==> flow/design.v <==
`timescale 1ns / 1ps
module dataReg #(parameter dataWidth=8)(
input i_clk,
input [dataWidth-1:0] i_data,
input i_data_valid,
output reg [dataWidth-1:0] o_data,
output reg o_data_valid
);
always @(posedge i_clk)
begin
    if(i_data_valid)
        o_data <= i_data;
    o_data_valid <= i_data_valid;
end
endmodule
`timescale 1ns / 1ps
module lineBuffer #(parameter dataWidth=8, imageWidth=512)(
input   i_clk,
input   [dataWidth-1:0] i_data,
input   i_data_valid,
output  [dataWidth-1:0] o_data,
output  o_data_valid
);
wire [dataWidth-1:0] w_data_out [imageWidth-1:0];
wire [imageWidth-1:0] w_data_valid;
assign o_data = w_data_out[imageWidth-1];
assign o_data_valid = w_data_valid[imageWidth-1];
generate
    genvar i;
    for(i=0;i<imageWidth;i=i+1)
    begin:loop
        if(i==0)
            dataReg #(.dataWidth(dataWidth))DR0(
                .i_clk(i_clk),
                .i_data(i_data),
                .i_data_valid(i_data_valid),
                .o_data(w_data_out[i]),
                .o_data_valid(w_data_valid[i])
            );
         else
            dataReg #(.dataWidth(dataWidth))DR(
                .i_clk(i_clk),
                .i_data(w_data_out[i-1]),
                .i_data_valid(i_data_valid),
                .o_data(w_data_out[i]),
                .o_data_valid(w_data_valid[i])
            );
    end
endgenerate
endmodule
`timescale 1ns / 1ps
module imageBuffer #(parameter dataWidth=1,kernelWidth=5,kernelHeight=5,imageWidth=256)(
input        i_clk,
input        i_rst,
input  [dataWidth-1:0] i_pixel_data,
input        i_pixel_data_valid,
output [kernelWidth*kernelHeight*dataWidth-1:0] o_data,
output       o_data_valid
);
integer counter;
integer outDataCounter;
reg data_valid_int;
always @(posedge i_clk)
if(i_rst)
begin
    counter <= 0;
    data_valid_int <= 1'b0;
end
else
begin
    if(i_pixel_data_valid & !data_valid_int)
        counter <= counter+1;
    else if(!i_pixel_data_valid & data_valid_int)
        counter <= counter-1;
    if(counter >= (((kernelHeight+1)/2)*imageWidth+(kernelWidth+1)/2))
        data_valid_int <= 1'b1;
    else
        data_valid_int <= 1'b0;
end
always @(posedge i_clk)
begin
    if(i_rst)
        outDataCounter <= 0;
    else if(outDataCounter==imageWidth-1 & data_valid_int)
        outDataCounter <= 0;
    else if(data_valid_int)
        outDataCounter <= outDataCounter+1;
end
assign o_data_valid = data_valid_int & (outDataCounter<imageWidth-kernelWidth+1);
wire [dataWidth-1:0] w_data_reg_out [kernelWidth*kernelHeight-1:0];
wire [kernelWidth*kernelHeight-1:0] w_data_reg_out_valid;
wire [dataWidth-1:0] line_buff_out [kernelHeight-2:0];
wire [kernelHeight-2:0] line_buff_out_valid;
generate
genvar i,j,k;
    for(i=kernelHeight-1;i>=0;i=i-1)
    begin:l1
        for(j=kernelWidth-1;j>=0;j=j-1)
        begin:l2
            for(k=0;k<dataWidth;k=k+1)
            begin:l3
                assign o_data[(kernelHeight-1-i)*kernelWidth*dataWidth+(kernelWidth-1-j)*dataWidth+k] = w_data_reg_out[i*kernelWidth+j][k];
            end
        end
    end
endgenerate
generate
    for(i=0;i<kernelHeight;i=i+1)
    begin:oloop
        for(j=0;j<kernelWidth;j=j+1)
        begin:iloop
            if(i==0&j==0)  
            begin
                dataReg #(.dataWidth(dataWidth))dR0(
                    .i_clk(i_clk),
                    .i_data(i_pixel_data),  
                    .i_data_valid(i_pixel_data_valid),
                    .o_data(w_data_reg_out[i*kernelWidth+j]),
                    .o_data_valid(w_data_reg_out_valid[i*kernelWidth+j])
                );
            end
            else if(j==0)  
            begin
                dataReg #(.dataWidth(dataWidth))dR1(
                    .i_clk(i_clk),
                    .i_data(line_buff_out[i-1]),  
                    .i_data_valid(i_pixel_data_valid),
                    .o_data(w_data_reg_out[i*kernelWidth+j]),
                    .o_data_valid(w_data_reg_out_valid[i*kernelWidth+j])
                );
            end
            else 
            begin
                dataReg #(.dataWidth(dataWidth))dR2(
                    .i_clk(i_clk),
                    .i_data(w_data_reg_out[i*kernelWidth+j-1]),  
                    .i_data_valid(i_pixel_data_valid),
                    .o_data(w_data_reg_out[i*kernelWidth+j]),
                    .o_data_valid(w_data_reg_out_valid[i*kernelWidth+j])
                );
            end
        end
    end
endgenerate
generate
    for(i=0;i<kernelHeight-1;i=i+1)
    begin:loop
        if(i==0)
        begin
            lineBuffer #(.dataWidth(dataWidth),.imageWidth(imageWidth-kernelWidth))lB0(
                .i_clk(i_clk),
                .i_data(w_data_reg_out[kernelWidth-1]),
                .i_data_valid(i_pixel_data_valid),
                .o_data(line_buff_out[i]),
                .o_data_valid(line_buff_out_valid[i])
            );
        end
        else
        begin
            lineBuffer #(.dataWidth(dataWidth),.imageWidth(imageWidth-kernelWidth))lB(
                .i_clk(i_clk),
                .i_data(w_data_reg_out[(i+1)*kernelWidth-1]),
                .i_data_valid(i_pixel_data_valid),
                .o_data(line_buff_out[i]),
                .o_data_valid(line_buff_out_valid[i])
            );        
        end
    end
endgenerate
endmodule
`timescale 1ns / 1ps
module imageBuffer2 #(parameter dataWidth=1,kernelWidth=2,kernelHeight=2,imageWidth=256)(
input        i_clk,
input        i_rst,
input  [dataWidth-1:0] i_pixel_data,
input        i_pixel_data_valid,
output [kernelWidth*kernelHeight*dataWidth-1:0] o_data,
output  reg  o_data_valid
);
integer counter;
always @(posedge i_clk)
if(i_rst)
begin
    counter <= 0;
    o_data_valid <= 1'b0;
end
else
begin
    if(i_pixel_data_valid & !o_data_valid)
        counter <= counter+1;
    else if(!i_pixel_data_valid & o_data_valid)
        counter <= counter-1;
    if(counter == (((kernelHeight)/2)*imageWidth+((kernelWidth)/2)) & i_pixel_data_valid)
        o_data_valid <= 1'b1;
    else if(counter > (((kernelHeight)/2)*imageWidth+(kernelWidth)/2))
        o_data_valid <= 1'b1;
    else
        o_data_valid <= 1'b0;
end
wire [dataWidth-1:0] w_data_reg_out [kernelWidth*kernelHeight-1:0];
wire [kernelWidth*kernelHeight-1:0] w_data_reg_out_valid;
wire [dataWidth-1:0] line_buff_out [kernelHeight-2:0];
wire [kernelHeight-2:0] line_buff_out_valid;
generate
genvar i,j,k;
    for(i=kernelHeight-1;i>=0;i=i-1)
    begin:l1
        for(j=kernelWidth-1;j>=0;j=j-1)
        begin:l2
            for(k=0;k<dataWidth;k=k+1)
            begin:l3
                assign o_data[(kernelHeight-1-i)*kernelWidth*dataWidth+(kernelWidth-1-j)*dataWidth+k] = w_data_reg_out[i*kernelWidth+j][k];
            end
        end
    end
endgenerate
generate
    for(i=0;i<kernelHeight;i=i+1)
    begin:oloop
        for(j=0;j<kernelWidth;j=j+1)
        begin:iloop
            if(i==0&j==0)  
            begin
                dataReg #(.dataWidth(dataWidth))dR0(
                    .i_clk(i_clk),
                    .i_data(i_pixel_data),  
                    .i_data_valid(i_pixel_data_valid),
                    .o_data(w_data_reg_out[i*kernelWidth+j]),
                    .o_data_valid(w_data_reg_out_valid[i*kernelWidth+j])
                );
            end
            else if(j==0)  
            begin
                dataReg #(.dataWidth(dataWidth))dR1(
                    .i_clk(i_clk),
                    .i_data(line_buff_out[i-1]),  
                    .i_data_valid(i_pixel_data_valid),
                    .o_data(w_data_reg_out[i*kernelWidth+j]),
                    .o_data_valid(w_data_reg_out_valid[i*kernelWidth+j])
                );
            end
            else 
            begin
                dataReg #(.dataWidth(dataWidth))dR2(
                    .i_clk(i_clk),
                    .i_data(w_data_reg_out[i*kernelWidth+j-1]),  
                    .i_data_valid(i_pixel_data_valid),
                    .o_data(w_data_reg_out[i*kernelWidth+j]),
                    .o_data_valid(w_data_reg_out_valid[i*kernelWidth+j])
                );
            end
        end
    end
endgenerate
generate
    for(i=0;i<kernelHeight-1;i=i+1)
    begin:loop
        if(i==0)
        begin
            lineBuffer #(.dataWidth(dataWidth),.imageWidth(imageWidth))lB0(
                .i_clk(i_clk),
                .i_data(i_pixel_data),
                .i_data_valid(i_pixel_data_valid),
                .o_data(line_buff_out[i]),
                .o_data_valid(line_buff_out_valid[i])
            );
        end
        else
        begin
            lineBuffer #(.dataWidth(dataWidth),.imageWidth(imageWidth))lB(
                .i_clk(i_clk),
                .i_data(line_buff_out[i-1]),
                .i_data_valid(i_pixel_data_valid),
                .o_data(line_buff_out[i]),
                .o_data_valid(line_buff_out_valid[i])
            );        
        end
    end
endgenerate
endmodule
`timescale 1ns / 1ps
module Convolution #(parameter ConvData=1)(
input i_clk,
input i_rst,
input i_data_valid,
input [71:0]i_data,
output reg o_data_valid,
output reg [23:0]o_data
    );
  integer i;
  reg [23:0] sum,mul;reg [23:0] BiasAdd,x;
  function [15:0] coeff;
    input integer n;
    case(n)
        0: coeff = 16'b1001011101000;
        1: coeff = 16'b1010001110000;
        2: coeff = 16'b111011010110;
        3: coeff = 16'b1100100101010;
        4: coeff = 16'b11111100;
        5: coeff = 16'b1001001111111;
        6: coeff = 16'b1100011011100;
        7: coeff = 16'b110010000000;
        8: coeff = 16'b1010010110010;
        9: coeff = 16'b1110111110101011;
        10: coeff = 16'b11100110000;
        11: coeff = 16'b1111011100111111;
        12: coeff = 16'b10101010010;
        13: coeff = 16'b1100100101011;
        14: coeff = 16'b101100111100;
        15: coeff = 16'b100001010000;
        16: coeff = 16'b111101000111;
        17: coeff = 16'b110011011000;
        18: coeff = 16'b1000100101000;
        19: coeff = 16'b10110111;
        20: coeff = 16'b1101011111000110;
        21: coeff = 16'b1001001010110;
        22: coeff = 16'b101110100001;
        23: coeff = 16'b1101101111101010;
        24: coeff = 16'b111001110000;
        25: coeff = 16'b1001111001100;
        26: coeff = 16'b1101111001111011;
        default: coeff = 16'b0;
    endcase
  endfunction
  function [23:0] bias;
    input integer n;
    case(n)
        0: bias = 24'b1011000100;
        1: bias = 24'b111111111011001001000010;
        2: bias = 24'b101000010000101;
        default: bias = 24'b0;
    endcase
  endfunction
wire [23:0] b_sel = bias(ConvData-1);
always@(posedge i_clk)
o_data_valid <= i_rst ? 1'b0 : i_data_valid;
always@(posedge i_clk)
begin
 sum = 0;x=0;
    for(i=9*(ConvData-1);i<(9*ConvData);i=i+1)
    begin
        mul = $signed(i_data[(i-(9*(ConvData-1)))*8+:8])*$signed(coeff(i));
        x=$signed(x)+$signed(mul);             
    end
    sum =  $signed(x);
    BiasAdd <= $signed(sum) + $signed(b_sel); 
         if(!b_sel[23] &!sum[23] & BiasAdd[23])  
               begin
                   o_data[23] <= 1'b0;
                   o_data[22:0] <= {23{1'b1}};
               end
           else if(b_sel[23] & sum[23] &  !BiasAdd[23])  
               begin
                   o_data[23] <= 1'b1;
                   o_data[22:0] <= {23{1'b0}};
               end
           else
                   o_data <= BiasAdd;
 end 
endmodule
`timescale 1ns / 1ps
module ReLu  #(parameter dataWidth=16,weightIntWidth=4) (
    input           clk,
    input           rst,
    input   [2*dataWidth-1:0]   ReLu_Input,
    input relu_data_valid_In,
    output reg relu_data_valid_Out,
    output  reg [dataWidth+3:0]  out
);
always @(posedge clk)
begin
    relu_data_valid_Out <= rst ? 1'b0 : relu_data_valid_In;
    if($signed(ReLu_Input) >= 0)
    begin
        if(|ReLu_Input[2*dataWidth-1-:weightIntWidth+1])  
            out <= {1'b0,{(dataWidth+3){1'b1}}};  
        else
            out <= ReLu_Input[2*dataWidth-2-weightIntWidth-:dataWidth+4];
    end
    else 
        out <= 0;      
end
endmodule
`timescale 1ns / 1ps
module maxpoolLogic #(parameter imageWidth=256)(
input   i_clk,
input   i_reset_n,
input   i_data_valid,
output o_data_valid
    );
 reg count;
 integer pixelCounter;
 assign o_data_valid = (i_data_valid && (pixelCounter<26) && count);
 always @(posedge i_clk)
 if(!i_reset_n)
 begin
    pixelCounter <= 0;
    count <= 1'b0;
 end
 else
 begin
    if(i_data_valid && pixelCounter == (2*imageWidth-1))
        pixelCounter <= 0;
    else if(i_data_valid) begin
        pixelCounter <= pixelCounter + 1;
    end
    if(i_data_valid)
        count <= ~count;
 end
 endmodule
`timescale 1ns / 1ps
module maxPooler(
    input   i_clk,
    input   i_rst,
    input[63:0] i_data_MP,
    input i_data_valid_MP,
    output reg [15:0] out_data_MP,
    output out_data_valid
    );
    integer i;
    reg [15:0] largest;
    always @(posedge i_clk) begin
        if(i_data_valid_MP)begin
            largest = i_data_MP[15:0];
            for(i=0;i<4;i=i+1)
            begin
                if(i_data_MP[16*i +: 16] > largest)
                    largest = i_data_MP[i*16+:16];
            end
            out_data_MP <= largest;
        end
    end
 maxpoolLogic  #(.imageWidth(26)) MDL(
    .i_clk(i_clk),
    .i_reset_n(!i_rst),
    .i_data_valid(i_data_valid_MP),
    .o_data_valid(out_data_valid)
 );
endmodule
`timescale 1ns / 1ps
module Conv_ReLu_MaxPool #(parameter ConvKernel=1)
                           (input[71:0] inputData,
                           input inputValid,
                           input clk,
                           input rst,
                           output[15:0] MP_Out,
                           output MPOut_valid
    );
    wire out_data_valid;
    wire[71:0] out_data;
    wire data_conv_valid;
    wire[23:0] conv_data;
    wire relu_data_valid_Out;
    wire[15:0]relu_out;
    wire[63:0] Out;
    wire Out_valid;
    Convolution #(.ConvData(ConvKernel))conv (
    .i_clk(clk),
    .i_rst(rst),
    .i_data_valid(inputValid),
    .i_data(inputData),
    .o_data_valid(data_conv_valid),
    .o_data(conv_data)
        );
    ReLu  #(.dataWidth(12),.weightIntWidth(0)) ReLu 
        (.clk(clk), .rst(rst),
        .ReLu_Input(conv_data),
        .relu_data_valid_In(data_conv_valid),
        .relu_data_valid_Out(relu_data_valid_Out),
        .out(relu_out));
     imageBuffer2 #(.dataWidth(16),.kernelWidth(2),.kernelHeight(2),.imageWidth(26)) IB2 (
               . i_clk(clk),
               .i_rst(rst),
               .i_pixel_data(relu_out),
               .i_pixel_data_valid(relu_data_valid_Out),
               .o_data(Out), 
               .o_data_valid(Out_valid) 
             );
      maxPooler MP(
                 .i_clk(clk),
                 .i_rst(rst),
                 .i_data_MP(Out),
                 .i_data_valid_MP(Out_valid),
                 .out_data_MP(MP_Out),
                 .out_data_valid(MPOut_valid)
                 );
endmodule
`timescale 1ns / 1ps
module cnn_layer1 (
    input         clk,
    input         rst,
    input  [7:0]  pix_in,
    input         pix_valid,
    output [15:0] mp_out0,
    output        mp_valid0,
    output [15:0] mp_out1,
    output        mp_valid1,
    output [15:0] mp_out2,
    output        mp_valid2
);
    wire [71:0] win_data;
    wire        win_valid;
    imageBuffer #(.dataWidth(8),.kernelWidth(3),.kernelHeight(3),.imageWidth(28)) IB (
        .i_clk(clk),
        .i_rst(rst),
        .i_pixel_data(pix_in),
        .i_pixel_data_valid(pix_valid),
        .o_data(win_data),
        .o_data_valid(win_valid)
    );
    Conv_ReLu_MaxPool #(.ConvKernel(1)) CRM1 (
        .inputData(win_data), .inputValid(win_valid), .clk(clk), .rst(rst),
        .MP_Out(mp_out0), .MPOut_valid(mp_valid0));
    Conv_ReLu_MaxPool #(.ConvKernel(2)) CRM2 (
        .inputData(win_data), .inputValid(win_valid), .clk(clk), .rst(rst),
        .MP_Out(mp_out1), .MPOut_valid(mp_valid1));
    Conv_ReLu_MaxPool #(.ConvKernel(3)) CRM3 (
        .inputData(win_data), .inputValid(win_valid), .clk(clk), .rst(rst),
        .MP_Out(mp_out2), .MPOut_valid(mp_valid2));
endmodule
# == Step by step through the tools: cnn_layer1 ==
# Each step is given for the RTL above and for the edited RTL.
# "before" refers to lines of the RTL above, "after" to lines of the edited file.
# "change" is "after" less "before", of the values as shown.
# Operators: Yosys type, input widths -> output width; for muxes data width and select width s.
# Library cell names are shortened.
# The mark n/a stands for no value.
# setup
top,cnn_layer1
clk_port,clk
library,sky130hd
pvt_corner,tt_025C_1v80

# == Diff ==
# The edit as a unified diff against the file above.
# The edited RTL no longer does the same as the RTL above: the edit was made by script, with no optimisation intended.
# begin of diff
@@ -490,5 +490,5 @@
     input         clk,
     input         rst,
-    input  [7:0]  pix_in,
+    input  [7:0]  pix_in_in,
     input         pix_valid,
     output [15:0] mp_out0,
@@ -499,4 +499,6 @@
     output        mp_valid2
 );
+    reg [7:0] pix_in;
+    always @(posedge clk) pix_in <= pix_in_in;
     wire [71:0] win_data;
     wire        win_valid;
# end of diff

# == After elaboration ==
# Yosys after proc, flatten, opt, wreduce and memory -nomap, before mapping. Print and check cells are not counted. Equal cells are merged and count once.
# bits
element,before,after,change
regBits,2321,2329,8
elab_cells,357,358,1
# op_classes
element,before,after,change
n_mux,36,36,0
mul,27,27,0
cmp,20,20,0
n_reduce_logical,29,29,0
add_sub_neg,39,39,0
bitwise,22,22,0
n_eq,7,7,0
# ops
op,before,after,change
$mux 16,18,18,0
$and 1x1->1,16,16,0
$gt 16x16->1,9,9,0
$logic_and 1x1->1,9,9,0
$logic_not 1->1,9,9,0
$add 32x2->32 const B,8,8,0
$mux 32,8,8,0
$add 24x21->24,7,7,0
$add 24x22->24,7,7,0
$mux 1,7,7,0
$reduce_or 2->1,7,7,0
$mul 8x13->21 const B,6,6,0
$not 1->1,6,6,0
$mul 8x14->22 const B,5,5,0
$eq 32x6->1 const B,4,4,0
$lt 32x6->1 const B,4,4,0
$mul 8x11->19 const B,4,4,0
$reduce_bool 2->1,4,4,0
$sub 32x2->32 const B,4,4,0
$eq 32x7->1 const B,3,3,0
$ge 24x1->1 const B,3,3,0
$gt 32x6->1 const B,3,3,0
$mul 8x12->20 const B,3,3,0
$mul 8x9->17 const B,3,3,0
$mux 15,3,3,0
$add 23x21->24,2,2,0
$add 24x16->24 const B,2,2,0
$add 24x23->24,2,2,0
# The list need not be complete.

# == Logic depth ==
# Depth = most cells in a row (Yosys ltp): at word level without a register or memory, in the mapped netlist without a sequential cell, where the memories' decode and read muxes count.
# logic_depth
element,before,after,change
depth_word,11,11,0
ABC_AREA,0,0,n/a
ltp_mapped,46,46,0
depth_no_buf,45,46,1

# == Synthesis result ==
# Source: synth_stat.txt of the flow (Yosys; design flattened, memories mapped). It holds for the ABC_AREA given above (unset counts as 0); a run with the other value may have another netlist.
# synth_totals
element,before,after,change
mapped_cells,10521,10445,-76
sequential_area_um2,64281.7,64441.8,160.1
buf_cells,95,95,0
ff_cells,2279,2287,8
synth_area_um2,135615.1,135182.2,-432.9
# by_type
type,before,after,change
a222oi_1,0,48,48
mux2i_1,129,82,-47
a21oi_1,413,380,-33
o21a_1,64,95,31
o21ai_1,8,31,23
nand2b_1,60,82,22
nand3_1,107,90,-17
nor3_1,101,85,-16
xnor2_1,346,361,15
or2_2,53,38,-15
a211oi_1,47,32,-15
o22ai_1,20,7,-13
o31ai_1,26,14,-12
o21ai_0,197,186,-11
o21bai_1,70,59,-11
or3_1,51,40,-11
nand2_1,274,264,-10
a21boi_0,27,37,10
# The list need not be complete.
# By module: a second synthesis without flattening, with its own total; a netlist apart from the flattened one above.
# unflattened
element,before,after,change
cells_unflattened,11829,11847,18
hier_area_um2,150150.3,150366.7,216.4
# Each row is one instance without its submodules.
# by_module_before
module,seq_area_um2,mod_area_um2,instances,n_cells
dataReg (dataWidth=16),500.5,500.5,90,17
Convolution (ConvData=3),980.9,21750.9,1,2255
Convolution (ConvData=2),980.9,20103.0,1,2003
Convolution (ConvData=1),980.9,19802.7,1,2138
dataReg (dataWidth=8),260.2,260.2,59,9
maxPooler,480.5,2910.3,3,345
imageBuffer2,660.6,2829.0,3,360
maxpoolLogic (imageWidth=26),660.6,1696.6,3,199
imageBuffer,1301.2,4316.6,1,555
ReLu,340.3,490.5,3,35
lineBuffer,0.0,0.0,3,0
lineBuffer,0.0,0.0,2,0
Conv_ReLu_MaxPool (ConvKernel=1),0.0,0.0,1,0
Conv_ReLu_MaxPool (ConvKernel=2),0.0,0.0,1,0
# before: Further modules, not shown: 2.
# by_module_after
module,seq_area_um2,mod_area_um2,instances,n_cells
dataReg (dataWidth=16),500.5,500.5,90,17
Convolution (ConvData=3),980.9,21750.9,1,2255
Convolution (ConvData=2),980.9,20159.3,1,2013
Convolution (ConvData=1),980.9,19802.7,1,2138
dataReg (dataWidth=8),260.2,260.2,59,9
maxPooler,480.5,2910.3,3,345
imageBuffer2,660.6,2829.0,3,360
maxpoolLogic (imageWidth=26),660.6,1696.6,3,199
imageBuffer,1301.2,4316.6,1,555
ReLu,340.3,490.5,3,35
cnn_layer1,160.2,160.2,1,8
lineBuffer,0.0,0.0,3,0
lineBuffer,0.0,0.0,2,0
Conv_ReLu_MaxPool (ConvKernel=1),0.0,0.0,1,0
# after: Further modules, not shown: 2.

# == Worst setup path after synthesis ==
# OpenSTA on the mapped netlist: ideal clock, no wires. The path of least setup slack (recovery checks aside). Input and output delay are each 20% of the period. Register names are those of the netlist, which keeps one name where synthesis merged equal registers.
# synth_timing
element,before,after,change
path_type,reg-to-reg,reg-to-reg,n/a
startpoint,register CRM2.ReLu.relu_data_valid_Out,register CRM2.ReLu.relu_data_valid_Out,n/a
endpoint,register CRM2.IB2.counter[31],register CRM2.IB2.counter[30],n/a
required_time_ns,13.872,13.869,-0.003
stages,14,15,1
setup_ns,0.128,0.131,0.003
n_path_buf,0,0,0
delay_ns,36.641,36.809,0.168
arrival_ns,36.513,36.678,0.165
slack_ns,-22.640,-22.809,-0.169
period_ns,14.0,14.0,0.0
launch_ns,0.000,0.000,0.000
synth_period_reached_ns,36.64,36.809,0.169
# "delay_ns" is the arrival time less input delay plus setup time.
# "stages" counts driving pins, that of a launching flip-flop among them; a cell with two outputs on the path counts twice.
# "synth_period_reached_ns" = period - worst setup slack (recovery checks aside). The figure is calculated, with input and output delays left at 20% of the set period.
# The rows between start and end are the longest chain of elaborated cells between them; the timing report does not say that the signal goes this way. Where chains are equally long, one stands for them.
# A line is the first line of the expression or statement that the cell stems from. Yosys adds cells for indexed reads and writes and turns some case tables into memories.
# At most two assigning lines are given for a register; there are more.
# synth_between_before
cell_sequence,dfxtp_1 ha_1 inv_1 ha_1 or3_1 o221a_2 o31a_1 a31oi_1 o41a_1 a21oi_1 a41oi_1 mux2_2 xnor2_1 nor2_1
elab_chain_len,4
# synth_lines_before
element,line,source
from (decl),367,"output reg relu_data_valid_Out,"
from (assign),372,relu_data_valid_Out <= rst ? 1'b0 : relu_data_valid_In;
$logic_not 1->1,191,else if(!i_pixel_data_valid & o_data_valid)
$and 1x1->1,191,
$mux 32,191,
$mux 32,189,if(i_pixel_data_valid & !o_data_valid)
to (assign),190,counter <= counter+1;
to (assign),192,counter <= counter-1;
to (decl),180,integer counter;
# synth_between_after
cell_sequence,dfxtp_1 ha_1 inv_1 fa_1 a211oi_1 o21ai_1 a31oi_1 a211o_1 o21ai_1 a311o_1 a31oi_1 o211ai_1 a31oi_1 xor2_1 o22ai_1
elab_chain_len,4
# synth_lines_after
element,line,source
from (decl),367,"output reg relu_data_valid_Out,"
from (assign),372,relu_data_valid_Out <= rst ? 1'b0 : relu_data_valid_In;
$logic_not 1->1,191,else if(!i_pixel_data_valid & o_data_valid)
$and 1x1->1,191,
$mux 32,191,
$mux 32,189,if(i_pixel_data_valid & !o_data_valid)
to (assign),190,counter <= counter+1;
to (assign),192,counter <= counter-1;
to (decl),180,integer counter;

# == Path in the finished layout ==
# From the final timing report of each run of pair 1: the path of least setup slack in the routed layout; clock arrival at registers is part of the times.
# layout_timing
element,before,after,change
path_type,reg-to-reg,reg-to-reg,n/a
startpoint,register IB.oloop[1].iloop[0].genblk1.genblk1.dR1.o_data[3],register IB.oloop[2].iloop[0].genblk1.genblk1.dR1.o_data[1],n/a
endpoint,register CRM2.conv.o_data[8],register CRM3.conv.o_data[10],n/a
period_ns,14.0,14.0,0.0
launch_ns,0.94,0.93,-0.01
setup_ns,0.10,0.11,0.01
required_time_ns,14.75,14.76,0.01
slack_ns,1.52,1.23,-0.29
n_path_buf,0,0,0
arrival_ns,13.23,13.53,0.30
stages,43,40,-3
# The rows between start and end are the longest chain of elaborated cells between them; the timing report does not say that the signal goes this way. Where chains are equally long, one stands for them.
# At most two assigning lines are given for a register; there are more.
# layout_between_before
cell_sequence,edfxtp_1 ha_1 inv_1 fa_1 inv_1 ha_1 inv_1 fa_1 inv_1 ha_1 inv_1 fa_1 nor2b_1 o21ai_0 a21boi_0 o21ai_0 a21boi_0 o21ai_0 (+7 left out) fa_1 inv_1 fa_1 inv_1 fa_1 fa_1 fa_1 inv_1 fa_1 ha_1 nand4_1 nor4_1 o31ai_1 o21bai_1 a21oi_1 xnor2_1 and2b_1 and2b_1
elab_chain_len,6
# layout_lines_before
element,line,source
from (decl),6,"output reg [dataWidth-1:0] o_data,"
from (assign),12,o_data <= i_data;
$mul 8x11->19,342,mul = $signed(i_data[(i-(9*(ConvData-1)))*8+:8])*$signed(coeff(i));
$add 24x21->24 x4,343,x=$signed(x)+$signed(mul);
$and 1x1->1,352,else if(b_sel[23] & sum[23] &  !BiasAdd[23])
to (assign),350,o_data[22:0] <= {23{1'b1}};
to (assign),358,o_data <= BiasAdd;
to (decl),288,output reg [23:0]o_data
# layout_between_after
cell_sequence,edfxtp_1 inv_1 ha_1 inv_1 fa_1 fa_1 inv_1 ha_1 a31oi_1 o21bai_1 a21o_1 a21oi_1 o21ai_0 or4_1 a31oi_1 a21oi_1 a21o_1 a21oi_1 (+4 left out) fa_1 fa_1 fa_1 inv_1 fa_1 inv_1 fa_1 fa_1 xnor2_1 xnor2_1 xnor2_1 xnor2_1 xnor2_1 nand2b_1 a21oi_1 nand3b_1 and2_1 or2_2
elab_chain_len,10
# layout_lines_after
element,line,source
from (decl),6,"output reg [dataWidth-1:0] o_data,"
from (assign),12,o_data <= i_data;
$mul 8x14->22,342,mul = $signed(i_data[(i-(9*(ConvData-1)))*8+:8])*$signed(coeff(i));
$add 23x23->24,343,x=$signed(x)+$signed(mul);
$add 24x22->24,343,
$add 24x21->24,343,
$add 24x23->24,343,
$add 24x21->24,343,
$add 24x22->24,343,
$add 24x23->24,343,
$logic_not 1->1,347,if(!b_sel[23] &!sum[23] & BiasAdd[23])
$and 1x1->1,347,
to (assign),350,o_data[22:0] <= {23{1'b1}};
to (assign),358,o_data <= BiasAdd;
to (decl),288,output reg [23:0]o_data

# == Measured runs ==
# Runs of the flow (Yosys, OpenROAD) on both versions; the two runs of a pair have the same settings. The constraints put input and output delay at 20% of the set period each and load the outputs with 0.01 pF.
# flow_settings_pair_1
CORE_UTILIZATION,40
PLACE_DENSITY,0.6
period_ns,14.0
CAP_MARGIN,20
CORE_MARGIN,2
SLEW_MARGIN,20
# measured_pair_1
element,before,after,change
synthArea_um2,135615.1,135182.2,-432.9
setup_ws_ns,1.519,1.231,-0.288
period_reached_ns,12.481,12.769,0.288
die_um2,343713.0,342623.0,-1090.0
fin_tns_ns,0.000,0.000,0.000
finalCellArea_um2,150312.0,149943.0,-369.0
# flow_settings_pair_2
CELL_PAD_IN_SITES_DETAIL_PLACEMENT,0
CORE_UTILIZATION,60
PLACE_DENSITY,0.75
SETUP_SLACK_MARGIN,0.76
period_ns,20.2
CAP_MARGIN,20
CORE_MARGIN,2
SLEW_MARGIN,20
# measured_pair_2
element,before,after,change
synthArea_um2,135615.1,135182.2,-432.9
setup_ws_ns,7.488,7.369,-0.119
period_reached_ns,12.712,12.831,0.119
die_um2,229844.0,229115.0,-729.0
fin_tns_ns,0.000,0.000,0.000
finalCellArea_um2,148275.0,147390.0,-885.0
# "period_reached_ns": clock period set for the run, less the worst setup slack. It is reckoned from that one timing run; input and output delays stay at 20% of the period that was set.
